==> flow/design.v <==
module alu_top(clk, a, b, op, out, carry_out, over_flow, zero);
input clk;
input [31:0] a, b;
input [2:0] op;
output reg [31:0] out;
output reg carry_out, over_flow, zero;
reg [31:0] a_r, b_r;
reg [2:0] op_r;
wire [31:0] alu_out;
wire alu_carry_out, alu_over_flow, alu_zero;
ALU alu_core(a_r, b_r, op_r, alu_out, alu_carry_out, alu_over_flow, alu_zero);
always @(posedge clk) begin
	a_r <= a;
	b_r <= b;
	op_r <= op;
	out <= alu_out;
	carry_out <= alu_carry_out;
	over_flow <= alu_over_flow;
	zero <= alu_zero;
end
endmodule

module xorgate(a, b, out);
output[31:0] out;
input wire[31:0] a, b;
generate  
genvar index;
for (index = 0; index<32; index = index + 1)
	begin: xorgen
		xor xor1(out[index], a[index], b[index]);
	end
endgenerate
endmodule
module andgate(a, b, out);
output[31:0] out;
input[31:0] a, b;
generate  
genvar index;
for (index = 0; index<32; index = index + 1)
	begin: andgen
		and and1(out[index], a[index], b[index]);  
	end
endgenerate
endmodule
module orgate(a, b, out);
output[31:0] out;
input[31:0] a, b;
generate  
genvar index;
for (index = 0; index<32; index = index + 1)
	begin: orgen
		or or1(out[index], a[index], b[index]);
	end
endgenerate
endmodule
module adder(sum, carryout, a, b, carryin);
output sum, carryout;
input a, b, carryin;
xor sumbit(sum, a, b, carryin);
and bc(b_c, b, carryin);
and ac(a_c, a, carryin);
and ab(a_b, a, b);
or cout(carryout, b_c, a_c, a_b);
endmodule
module adder32Bit(addo, carryout, over_flow, A, B, carry_in);
output[31:0] addo;  
output carryout;  
output over_flow;  
input[31:0] A;  
input[31:0] B;  
input carry_in;
wire[31:0] carry_oarray;
adder adder_init (addo[0], carry_oarray[0], A[0], B[0], carry_in);
adder adder1 (addo[1], carry_oarray[1], A[1], B[1], carry_oarray[0]);
generate  
genvar index;
for (index = 2; index<32; index = index + 1)
	begin: add32b
	adder addergen (addo[index], carry_oarray[index], A[index], B[index], carry_oarray[index-1]);
	end
endgenerate
assign carryout = carry_oarray[31];
wire abxor, abcoutxor;
xor xor1(abxor, A[31], B[31]);
xor xor2(abcoutxor, carryout, abxor);
xor xor3(over_flow, addo[31], abcoutxor);
endmodule 
module slt(sum, overflow, slto);
input[31:0] sum;
input overflow;
output slto;
xor slt_xor(slto, sum[31], overflow);
endmodule
module structuralMultiplexer(out, mux_command, ando, oro, xoro, addo, slto);
output[31:0] out;
input[2:0] mux_command;  
input[31:0] ando;  
input[31:0] oro;  
input[31:0] xoro;  
input[31:0] addo;  
input slto;  
wire[2:0] inv_command;
wire[31:0] enableand, enableor, enablexor, enableadd;  
wire enableslt;  
not notCommand0(inv_command[0], mux_command[0]);  
not notCommand1(inv_command[1], mux_command[1]);
not notCommand2(inv_command[2], mux_command[2]);
and slt_and(enableslt, slto, inv_command[2], mux_command[1], inv_command[0]);
generate
genvar index;
for (index = 0; index<32; index = index + 1)
	begin: muxgen 
		and ando_and(enableand[index], ando[index], inv_command[2], mux_command[1], mux_command[0]);  
		and oro_and(enableor[index], oro[index], mux_command[2], inv_command[1], inv_command[0]);  
		and xoro_and(enablexor[index], xoro[index], inv_command[2], inv_command[1], mux_command[0]);  
		and addo_and(enableadd[index], addo[index], inv_command[2], inv_command[1], inv_command[0]);  
		or or1(out[index], enableand[index],  enableor[index], enablexor[index], enableadd[index], enableslt);  
	end
endgenerate
endmodule
module LUT(mux_command, a_inv, b_inv, carry_in, allow_overflow, addr);
output reg[2:0] mux_command;
output reg a_inv;
output reg b_inv;
output reg carry_in;
output reg allow_overflow;
input[2:0] addr;
always @ (addr) begin
	case(addr)
	3'd0: begin mux_command = 3'b000; a_inv = 0; b_inv = 0; carry_in = 0; allow_overflow = 1; end  
	3'd1: begin mux_command = 3'b000; a_inv = 0; b_inv = 1; carry_in = 1; allow_overflow = 1; end  
	3'd2: begin mux_command = 3'b001; a_inv = 0; b_inv = 0; carry_in = 0; allow_overflow = 1; end  
	3'd3: begin mux_command = 3'b010; a_inv = 0; b_inv = 1; carry_in = 1; allow_overflow = 0; end  
	3'd4: begin mux_command = 3'b011; a_inv = 0; b_inv = 0; carry_in = 0; allow_overflow = 1; end  
	3'd6: begin mux_command = 3'b011; a_inv = 1; b_inv = 1; carry_in = 0; allow_overflow = 1; end  
	3'd7: begin mux_command = 3'b100; a_inv = 0; b_inv = 0; carry_in = 0; allow_overflow = 1; end  
	3'd5: begin mux_command = 3'b100; a_inv = 1; b_inv = 1; carry_in = 0; allow_overflow = 1; end  
default: $display("Please check inputs");
endcase
end
endmodule
module ALU(a, b, addr, out, carry_out, over_flow, zero);
input[31:0] a, b;
input[2:0] addr;  
output[31:0] out;
output carry_out, over_flow, zero;
wire carry_in, b_inv;  
wire a_inv, allow_overflow;  
wire[2:0] mux_command;
wire[31:0] A, B;  
wire[31:0] addo, xoro, ando, oro;
wire slto;
LUT lookuptable(mux_command, a_inv, b_inv, carry_in, allow_overflow, addr);
generate
genvar index;
for (index = 0; index<32; index = index + 1)
	begin: abinv_gen
		xor a_invgen(A[index], a[index], a_inv);  
		xor b_invgen(B[index], b[index], b_inv);  
	end
endgenerate
andgate and_gate(A, B, ando);  
orgate or_gate(A, B, oro);  
xorgate xor_gate(A, B, xoro);  
adder32Bit add_gate(addo, carry_out, over_flow, A, B, carry_in);  
slt slt_gate(addo, over_flow, slto);
and allowoverflow_and(overflow, over_flow, allow_overflow);
structuralMultiplexer mux_structure(out, mux_command, ando, oro, xoro, addo, slto);
wire[31:0] equal;
generate  
genvar index1;
for (index1 = 0; index1 <32; index1 = index1+1)begin
                nor nor1(equal[index1], out[index1], 0);
end
endgenerate
and and1(zero, equal[0], equal[1], equal[2], equal[3],equal[4],equal[5],equal[6],equal[7],equal[8],equal[9],equal[10],equal[11],equal[12],equal[13],equal[14],equal[15],equal[16],equal[17],equal[18],equal[19],equal[20],equal[21],equal[22],equal[23],equal[24],equal[25],equal[26],equal[27],equal[28],equal[29],equal[30],equal[31]);
endmodule
--- tool output ---
Step by step through the tools: alu_top. Each step is given for the RTL above and for the edited RTL. Lines under "before" count in the file above, lines under "after" in the edited file. "difference" is "after" less "before", of the values as shown; "rel. change" is that difference over "before", in percent. Operators: Yosys type, input widths -> output width; for muxes data width and select width s. A cell with n/a has no value.

Top module: alu_top. Clock: clk. Cell library: sky130hd. Corner: tt_025C_1v80.

Diff. Unified diff, file above to edited file. A script made this edit. It changes what the design does and was not meant as an optimisation.

```diff
@@ -11,5 +11,4 @@
 ALU alu_core(a_r, b_r, op_r, alu_out, alu_carry_out, alu_over_flow, alu_zero);
 always @(posedge clk) begin
-	a_r <= a;
 	b_r <= b;
 	op_r <= op;
@@ -19,6 +18,6 @@
 	zero <= alu_zero;
 end
+always @(*) a_r = a;
 endmodule
-
 module xorgate(a, b, out);
 output[31:0] out;
```

Word-level counts. Source: Yosys, flattened and elaborated, memories not mapped. Widths are those after wreduce; folded enables and synchronous resets count as part of the registers. Registers that Yosys merges into a memory's read port (data or address) are not register bits. Print and check cells do not count. Equal cells are merged and count once. Yosys's memory passes give these memory sizes; they may raise the number of words (mostly to a power of two), join words into wider ones and drop unused or constant bits.

Storage and ports: clocked read ports x word width (before 7, after 7, difference 0, rel. change 0.00%); output and inout bits (before 35, after 35, difference 0, rel. change 0.00%); register bits after elaboration (before 99, after 67, difference -32, rel. change -32.32%); memory cells (before 1, after 1, difference 0, rel. change 0.00%); word-level cells (before 911, after 910, difference -1, rel. change -0.11%); ROM bits (before 56, after 56, difference 0, rel. change 0.00%); bits of input ports (before 68, after 68, difference 0, rel. change 0.00%).

Memory list: words x width with read and write ports (before 8x7 r1 w0, after 8x7 r1 w0).

Cells by class: bitwise operators (before 904, after 904, difference 0, rel. change 0.00%).

Operator list: $and 1x1->1 (before 514, after 514, difference 0, rel. change 0.00%); $or 1x1->1 (before 224, after 224, difference 0, rel. change 0.00%); $xor 1x1->1 (before 131, after 131, difference 0, rel. change 0.00%); $not 1->1 (before 35, after 35, difference 0, rel. change 0.00%).

Longest topological paths. Longest topological path by Yosys (ltp), each cell counted once; first at word level (registers and memories cut), then after technology mapping (sequential cells cut; the memories' decode and read muxes count).

Logic depth: word-level depth (before 136, after 136, difference 0, rel. change 0.00%); ABC_AREA (before 0, after 0); mapped depth (before 45, after 45, difference 0, rel. change 0.00%); mapped depth without buffers (before 42, after 42, difference 0, rel. change 0.00%).

Mapped cells and area. Source: synth_stat.txt of the flow (Yosys; design flattened, memories mapped). It holds for the ABC_AREA given above (unset counts as 0); a run with the other value may have another netlist.

Synthesis totals: buffer cells (before 38, after 38, difference 0, rel. change 0.00%); mapped cells (before 641, after 609, difference -32, rel. change -4.99%); cell area after synthesis (sq mm) (before 0.0061684, after 0.0055278, difference -0.0006406, rel. change -10.39%); sequential part of the area (sq mm) (before 0.002102, after 0.0014614, difference -0.0006406, rel. change -30.48%); flip-flop cells (before 105, after 73, difference -32, rel. change -30.48%).

Cell types: sky130_fd_sc_hd__dfxtp_1 (before 105, after 73, difference -32, rel. change -30.48%); sky130_fd_sc_hd__inv_1 (before 78, after 78, difference 0, rel. change 0.00%); sky130_fd_sc_hd__ha_1 (before 66, after 66, difference 0, rel. change 0.00%); sky130_fd_sc_hd__xor2_1 (before 64, after 64, difference 0, rel. change 0.00%); sky130_fd_sc_hd__nand2_1 (before 55, after 55, difference 0, rel. change 0.00%); sky130_fd_sc_hd__o21ai_0 (before 45, after 45, difference 0, rel. change 0.00%); sky130_fd_sc_hd__fa_1 (before 33, after 33, difference 0, rel. change 0.00%); sky130_fd_sc_hd__nor2_1 (before 32, after 32, difference 0, rel. change 0.00%); sky130_fd_sc_hd__clkbuf_1 (before 17, after 17, difference 0, rel. change 0.00%); sky130_fd_sc_hd__buf_1 (before 10, after 10, difference 0, rel. change 0.00%); sky130_fd_sc_hd__buf_2 (before 9, after 9, difference 0, rel. change 0.00%); sky130_fd_sc_hd__nand2b_1 (before 9, after 9, difference 0, rel. change 0.00%); sky130_fd_sc_hd__a22oi_1 (before 8, after 8, difference 0, rel. change 0.00%); sky130_fd_sc_hd__nand3_1 (before 8, after 8, difference 0, rel. change 0.00%); sky130_fd_sc_hd__a222oi_1 (before 7, after 7, difference 0, rel. change 0.00%); sky130_fd_sc_hd__a21oi_1 (before 6, after 6, difference 0, rel. change 0.00%); sky130_fd_sc_hd__mux2_2 (before 6, after 6, difference 0, rel. change 0.00%); sky130_fd_sc_hd__a31oi_1 (before 5, after 5, difference 0, rel. change 0.00%).

The list need not be complete. By module: a second synthesis without flattening, with its own total; a netlist apart from the flattened one above.

Second synthesis, totals: cells (unflattened synthesis) (before 534, after 502, difference -32, rel. change -5.99%); area total of the unflattened synthesis (sq mm) (before 0.0057555, after 0.0051149, difference -0.0006406, rel. change -11.13%).

Each row is one instance without its submodules.

Modules, before: alu_top (instances 1, area 0.002042 sq mm, seq. area 0.002042 sq mm, cells 102); structuralMultiplexer (instances 1, area 0.0014764 sq mm, seq. area 0 sq mm, cells 203); ALU (instances 1, area 0.0007757 sq mm, seq. area 0 sq mm, cells 83); adder (instances 32, area 0.00002 sq mm, seq. area 0 sq mm, cells 1); xorgate (instances 1, area 0.0002803 sq mm, seq. area 0 sq mm, cells 32); andgate (instances 1, area 0.0002002 sq mm, seq. area 0 sq mm, cells 32); orgate (instances 1, area 0.0002002 sq mm, seq. area 0 sq mm, cells 32); LUT (instances 1, area 0.0001051 sq mm, seq. area 0 sq mm, cells 14); adder32Bit (instances 1, area 0.0000263 sq mm, seq. area 0 sq mm, cells 3); slt (instances 1, area 0.0000088 sq mm, seq. area 0 sq mm, cells 1).

Modules, after: structuralMultiplexer (instances 1, area 0.0014764 sq mm, seq. area 0 sq mm, cells 203); alu_top (instances 1, area 0.0014013 sq mm, seq. area 0.0014013 sq mm, cells 70); ALU (instances 1, area 0.0007757 sq mm, seq. area 0 sq mm, cells 83); adder (instances 32, area 0.00002 sq mm, seq. area 0 sq mm, cells 1); xorgate (instances 1, area 0.0002803 sq mm, seq. area 0 sq mm, cells 32); andgate (instances 1, area 0.0002002 sq mm, seq. area 0 sq mm, cells 32); orgate (instances 1, area 0.0002002 sq mm, seq. area 0 sq mm, cells 32); LUT (instances 1, area 0.0001051 sq mm, seq. area 0 sq mm, cells 14); adder32Bit (instances 1, area 0.0000263 sq mm, seq. area 0 sq mm, cells 3); slt (instances 1, area 0.0000088 sq mm, seq. area 0 sq mm, cells 1).

Path before layout. Path of least setup slack by OpenSTA after synthesis, without wires, with an ideal clock, recovery checks aside; 20% of the period is set as input and as output delay. Where synthesis merged equal registers, the netlist keeps one of their names.

Timing path post-synthesis: kind (before reg-to-reg, after input-to-reg); start point (before register (no name shown), after input a[0]); end point (before register zero, after register zero); arrival (ps) (before 15795, after 17720, difference +1925, rel. change +12.19%); stages (before 44, after 41, difference -3, rel. change -6.82%); setup slack (ps) (before -1356, after -3281, difference -1925); time at the first pin (ps) (before 0, after 2900, difference +2900); period (ps) (before 14500, after 14500, difference 0, rel. change 0.00%); buffers on the path (before 2, after 0, difference -2, rel. change -100.00%); external input delay (ps) (after 2900); path delay (ps) (before 15856, after 14881, difference -975, rel. change -6.15%); period reached after synthesis (ps) (before 15856, after 17781, difference +1925, rel. change +12.14%).

"path delay" = arrival - input delay + setup time. "stages": output pins that drive a net of the path, with the launching flip-flop's if there is one; two outputs of one cell count as two. "period reached after synthesis" is the clock period less the worst setup slack; recovery checks do not enter. This is arithmetic on one report: input and output delays are still those of the set period (20% each). The rows between start and end are the longest chain of elaborated cells between them; the timing report does not say that the signal goes this way. Where chains are equally long, one stands for them. A line is the first line of the expression or statement that the cell stems from. Yosys adds cells for indexed reads and writes and turns some case tables into memories.

Between the ends, post-synthesis, before:
Path through: sky130_fd_sc_hd__dfxtp_1 sky130_fd_sc_hd__clkbuf_1 sky130_fd_sc_hd__buf_1 sky130_fd_sc_hd__xor2_1 sky130_fd_sc_hd__inv_1 sky130_fd_sc_hd__fa_1 sky130_fd_sc_hd__fa_1 sky130_fd_sc_hd__fa_1 sky130_fd_sc_hd__fa_1 sky130_fd_sc_hd__fa_1 sky130_fd_sc_hd__fa_1 sky130_fd_sc_hd__fa_1 sky130_fd_sc_hd__fa_1 sky130_fd_sc_hd__fa_1 sky130_fd_sc_hd__fa_1 sky130_fd_sc_hd__fa_1 sky130_fd_sc_hd__fa_1 sky130_fd_sc_hd__fa_1 [8 not listed] sky130_fd_sc_hd__fa_1 sky130_fd_sc_hd__fa_1 sky130_fd_sc_hd__fa_1 sky130_fd_sc_hd__fa_1 sky130_fd_sc_hd__fa_1 sky130_fd_sc_hd__fa_1 sky130_fd_sc_hd__fa_1 sky130_fd_sc_hd__fa_1 sky130_fd_sc_hd__fa_1 sky130_fd_sc_hd__inv_1 sky130_fd_sc_hd__fa_1 sky130_fd_sc_hd__inv_1 sky130_fd_sc_hd__fa_1 sky130_fd_sc_hd__mux4_2 sky130_fd_sc_hd__o21ai_0 sky130_fd_sc_hd__nand4_1 sky130_fd_sc_hd__a2111o_1 sky130_fd_sc_hd__and4bb_1. For cells in the longest elaborated chain the number is 136.

RTL lines, path post-synthesis, before: $xor 1x1->1; $and 1x1->1; $or 1x1->1 x2; $and 1x1->1; $or 1x1->1 x2; $and 1x1->1; $or 1x1->1 x2; [84 not listed]; $and 1x1->1; $or 1x1->1 x2; $xor 1x1->1 x3; $and 1x1->1 x3; $or 1x1->1; $not 1->1; $and 1x1->1 x31; to (decl) (line 6) `output reg carry_out, over_flow, zero;`.

Between the ends, post-synthesis, after:
Path through: sky130_fd_sc_hd__xor2_1 sky130_fd_sc_hd__inv_1 sky130_fd_sc_hd__fa_1 sky130_fd_sc_hd__fa_1 sky130_fd_sc_hd__fa_1 sky130_fd_sc_hd__fa_1 sky130_fd_sc_hd__fa_1 sky130_fd_sc_hd__fa_1 sky130_fd_sc_hd__fa_1 sky130_fd_sc_hd__fa_1 sky130_fd_sc_hd__fa_1 sky130_fd_sc_hd__fa_1 sky130_fd_sc_hd__fa_1 sky130_fd_sc_hd__fa_1 sky130_fd_sc_hd__fa_1 sky130_fd_sc_hd__fa_1 sky130_fd_sc_hd__fa_1 sky130_fd_sc_hd__fa_1 [5 not listed] sky130_fd_sc_hd__fa_1 sky130_fd_sc_hd__fa_1 sky130_fd_sc_hd__fa_1 sky130_fd_sc_hd__fa_1 sky130_fd_sc_hd__fa_1 sky130_fd_sc_hd__fa_1 sky130_fd_sc_hd__fa_1 sky130_fd_sc_hd__fa_1 sky130_fd_sc_hd__fa_1 sky130_fd_sc_hd__inv_1 sky130_fd_sc_hd__fa_1 sky130_fd_sc_hd__inv_1 sky130_fd_sc_hd__fa_1 sky130_fd_sc_hd__mux4_2 sky130_fd_sc_hd__o21ai_0 sky130_fd_sc_hd__nand4_1 sky130_fd_sc_hd__a2111o_1 sky130_fd_sc_hd__and4bb_1. For cells in the longest elaborated chain the number is 136.

RTL lines, path post-synthesis, after: from (decl) (line 3) `input [31:0] a, b;`; $xor 1x1->1; $and 1x1->1; $or 1x1->1 x2; $and 1x1->1; $or 1x1->1 x2; $and 1x1->1; $or 1x1->1 x2; [84 not listed]; $and 1x1->1; $or 1x1->1 x2; $xor 1x1->1 x3; $and 1x1->1 x3; $or 1x1->1; $not 1->1; $and 1x1->1 x31; to (decl) (line 6) `output reg carry_out, over_flow, zero;`.

Path in the finished layout. From the final timing report of the runs of pair 1: the path of least setup slack in the routed layout; clock arrival at registers is part of the times. The path's times are printed in steps of 10 ps; the period is the one set.

Timing path after layout: kind (before reg-to-reg, after input-to-reg); start point (before register (no name shown), after input a[0]); end point (before register zero, after register zero); external input delay (ps) (after 2840); period (ps) (before 14200, after 14200, difference 0, rel. change 0.00%); stages (before 43, after 42, difference -1, rel. change -2.33%); setup slack (ps) (before 390, after -1310, difference -1700); time at the first pin (ps) (before 350, after 2840, difference +2490, rel. change +711.43%); arrival (ps) (before 14110, after 15800, difference +1690, rel. change +11.98%); buffers on the path (before 1, after 1, difference 0, rel. change 0.00%).

The rows between start and end are the longest chain of elaborated cells between them; the timing report does not say that the signal goes this way. Where chains are equally long, one stands for them.

Between the ends, after layout, before:
Path through: sky130_fd_sc_hd__dfxtp_2 sky130_fd_sc_hd__xor2_2 sky130_fd_sc_hd__inv_2 sky130_fd_sc_hd__fa_2 sky130_fd_sc_hd__fa_2 sky130_fd_sc_hd__fa_2 sky130_fd_sc_hd__fa_2 sky130_fd_sc_hd__fa_2 sky130_fd_sc_hd__fa_2 sky130_fd_sc_hd__fa_2 sky130_fd_sc_hd__fa_2 sky130_fd_sc_hd__fa_2 sky130_fd_sc_hd__fa_2 sky130_fd_sc_hd__fa_2 sky130_fd_sc_hd__fa_2 sky130_fd_sc_hd__fa_2 sky130_fd_sc_hd__fa_2 sky130_fd_sc_hd__fa_2 [7 not listed] sky130_fd_sc_hd__fa_2 sky130_fd_sc_hd__fa_2 sky130_fd_sc_hd__fa_2 sky130_fd_sc_hd__fa_2 sky130_fd_sc_hd__fa_2 sky130_fd_sc_hd__fa_2 sky130_fd_sc_hd__fa_2 sky130_fd_sc_hd__fa_1 sky130_fd_sc_hd__inv_1 sky130_fd_sc_hd__fa_2 sky130_fd_sc_hd__inv_1 sky130_fd_sc_hd__fa_2 sky130_fd_sc_hd__buf_4 sky130_fd_sc_hd__mux4_2 sky130_fd_sc_hd__nor2_2 sky130_fd_sc_hd__nand3_1 sky130_fd_sc_hd__o41ai_2 sky130_fd_sc_hd__and4bb_1. For cells in the longest elaborated chain the number is 136.

RTL lines, path after layout, before: $xor 1x1->1; $and 1x1->1; $or 1x1->1 x2; $and 1x1->1; $or 1x1->1 x2; $and 1x1->1; $or 1x1->1 x2; [84 not listed]; $and 1x1->1; $or 1x1->1 x2; $xor 1x1->1 x3; $and 1x1->1 x3; $or 1x1->1; $not 1->1; $and 1x1->1 x31; to (decl) (line 6) `output reg carry_out, over_flow, zero;`.

Between the ends, after layout, after:
Path through: sky130_fd_sc_hd__buf_8 sky130_fd_sc_hd__xor2_4 sky130_fd_sc_hd__inv_2 sky130_fd_sc_hd__fa_2 sky130_fd_sc_hd__fa_2 sky130_fd_sc_hd__fa_2 sky130_fd_sc_hd__fa_2 sky130_fd_sc_hd__fa_2 sky130_fd_sc_hd__fa_2 sky130_fd_sc_hd__fa_2 sky130_fd_sc_hd__fa_2 sky130_fd_sc_hd__fa_2 sky130_fd_sc_hd__fa_2 sky130_fd_sc_hd__fa_2 sky130_fd_sc_hd__fa_2 sky130_fd_sc_hd__fa_2 sky130_fd_sc_hd__fa_2 sky130_fd_sc_hd__fa_2 [6 not listed] sky130_fd_sc_hd__fa_2 sky130_fd_sc_hd__fa_2 sky130_fd_sc_hd__fa_2 sky130_fd_sc_hd__fa_2 sky130_fd_sc_hd__fa_2 sky130_fd_sc_hd__fa_2 sky130_fd_sc_hd__fa_2 sky130_fd_sc_hd__fa_2 sky130_fd_sc_hd__fa_2 sky130_fd_sc_hd__inv_2 sky130_fd_sc_hd__fa_2 sky130_fd_sc_hd__inv_2 sky130_fd_sc_hd__fa_2 sky130_fd_sc_hd__mux4_2 sky130_fd_sc_hd__o21ai_2 sky130_fd_sc_hd__nand4_1 sky130_fd_sc_hd__a2111o_1 sky130_fd_sc_hd__and4bb_1. For cells in the longest elaborated chain the number is 136.

RTL lines, path after layout, after: from (decl) (line 3) `input [31:0] a, b;`; $xor 1x1->1; $and 1x1->1; $or 1x1->1 x2; $and 1x1->1; $or 1x1->1 x2; $and 1x1->1; $or 1x1->1 x2; [84 not listed]; $and 1x1->1; $or 1x1->1 x2; $xor 1x1->1 x3; $and 1x1->1 x3; $or 1x1->1; $not 1->1; $and 1x1->1 x31; to (decl) (line 6) `output reg carry_out, over_flow, zero;`.

Measured runs. Both versions went through the flow (Yosys, OpenROAD) with the same settings in each pair. Constraints: input delay and output delay 20% of the set period each, output load 0.01 pF.

Flow settings, pair 1:
Under CORE_UTILIZATION stands 40. The figure for period_ns is 14.2. Under CAP_MARGIN stands 20. For CORE_MARGIN the number is 2. SLEW_MARGIN: 20.

Final reports, pair 1: die area (sq mm) (before 0.0164301, after 0.0147756, difference -0.0016545, rel. change -10.07%); total power of the final layout (W) (before 0.001102, after 0.0009766, difference -0.0001254, rel. change -11.38%); standard-cell area after layout (sq mm) (before 0.0079589, after 0.0075385, difference -0.0004204, rel. change -5.28%); achieved period (ps) (before 13813, after 15508, difference +1695, rel. change +12.27%); utilization of the finished layout (%) (before 52.5, after 56.5, difference +4.0); worst setup slack after layout (ps) (before 387, after -1308, difference -1695); chip area after synthesis (Yosys) (sq mm) (before 0.0061684, after 0.0055278, difference -0.0006406, rel. change -10.39%).

Flow settings, pair 2:
Under CAP_MARGIN stands 0. Under CORE_ASPECT_RATIO stands 1.45. For CORE_MARGIN the number is 2. Under CORE_UTILIZATION stands 18. The figure for CTS_CLUSTER_DIAMETER is 312. Under GPL_ROUTABILITY_DRIVEN stands 0. GPL_TIMING_DRIVEN: 0. For TNS_END_PERCENT the number is 35. The figure for period_ns is 17.0. SLEW_MARGIN: 20.

Final reports, pair 2: die area (sq mm) (before 0.0357905, after 0.0321519, difference -0.0036386, rel. change -10.17%); total power of the final layout (W) (before 0.0008761, after 0.0008143, difference -0.0000618, rel. change -7.05%); standard-cell area after layout (sq mm) (before 0.0081228, after 0.0075347, difference -0.0005881, rel. change -7.24%); achieved period (ps) (before 16433, after 16842, difference +409, rel. change +2.49%); utilization of the finished layout (%) (before 24.1, after 24.8, difference +0.7); worst setup slack after layout (ps) (before 567, after 158, difference -409); chip area after synthesis (Yosys) (sq mm) (before 0.0061684, after 0.0055278, difference -0.0006406, rel. change -10.39%).

"achieved period" means the clock period less the worst setup slack. The figure is calculated, with input and output delays left at 20% of the set period. By "total power of the final layout" is meant OpenSTA's value without simulated activity: inputs other than the clock are taken to toggle once in ten clock periods, and the tool carries that through the logic.
--- end ---
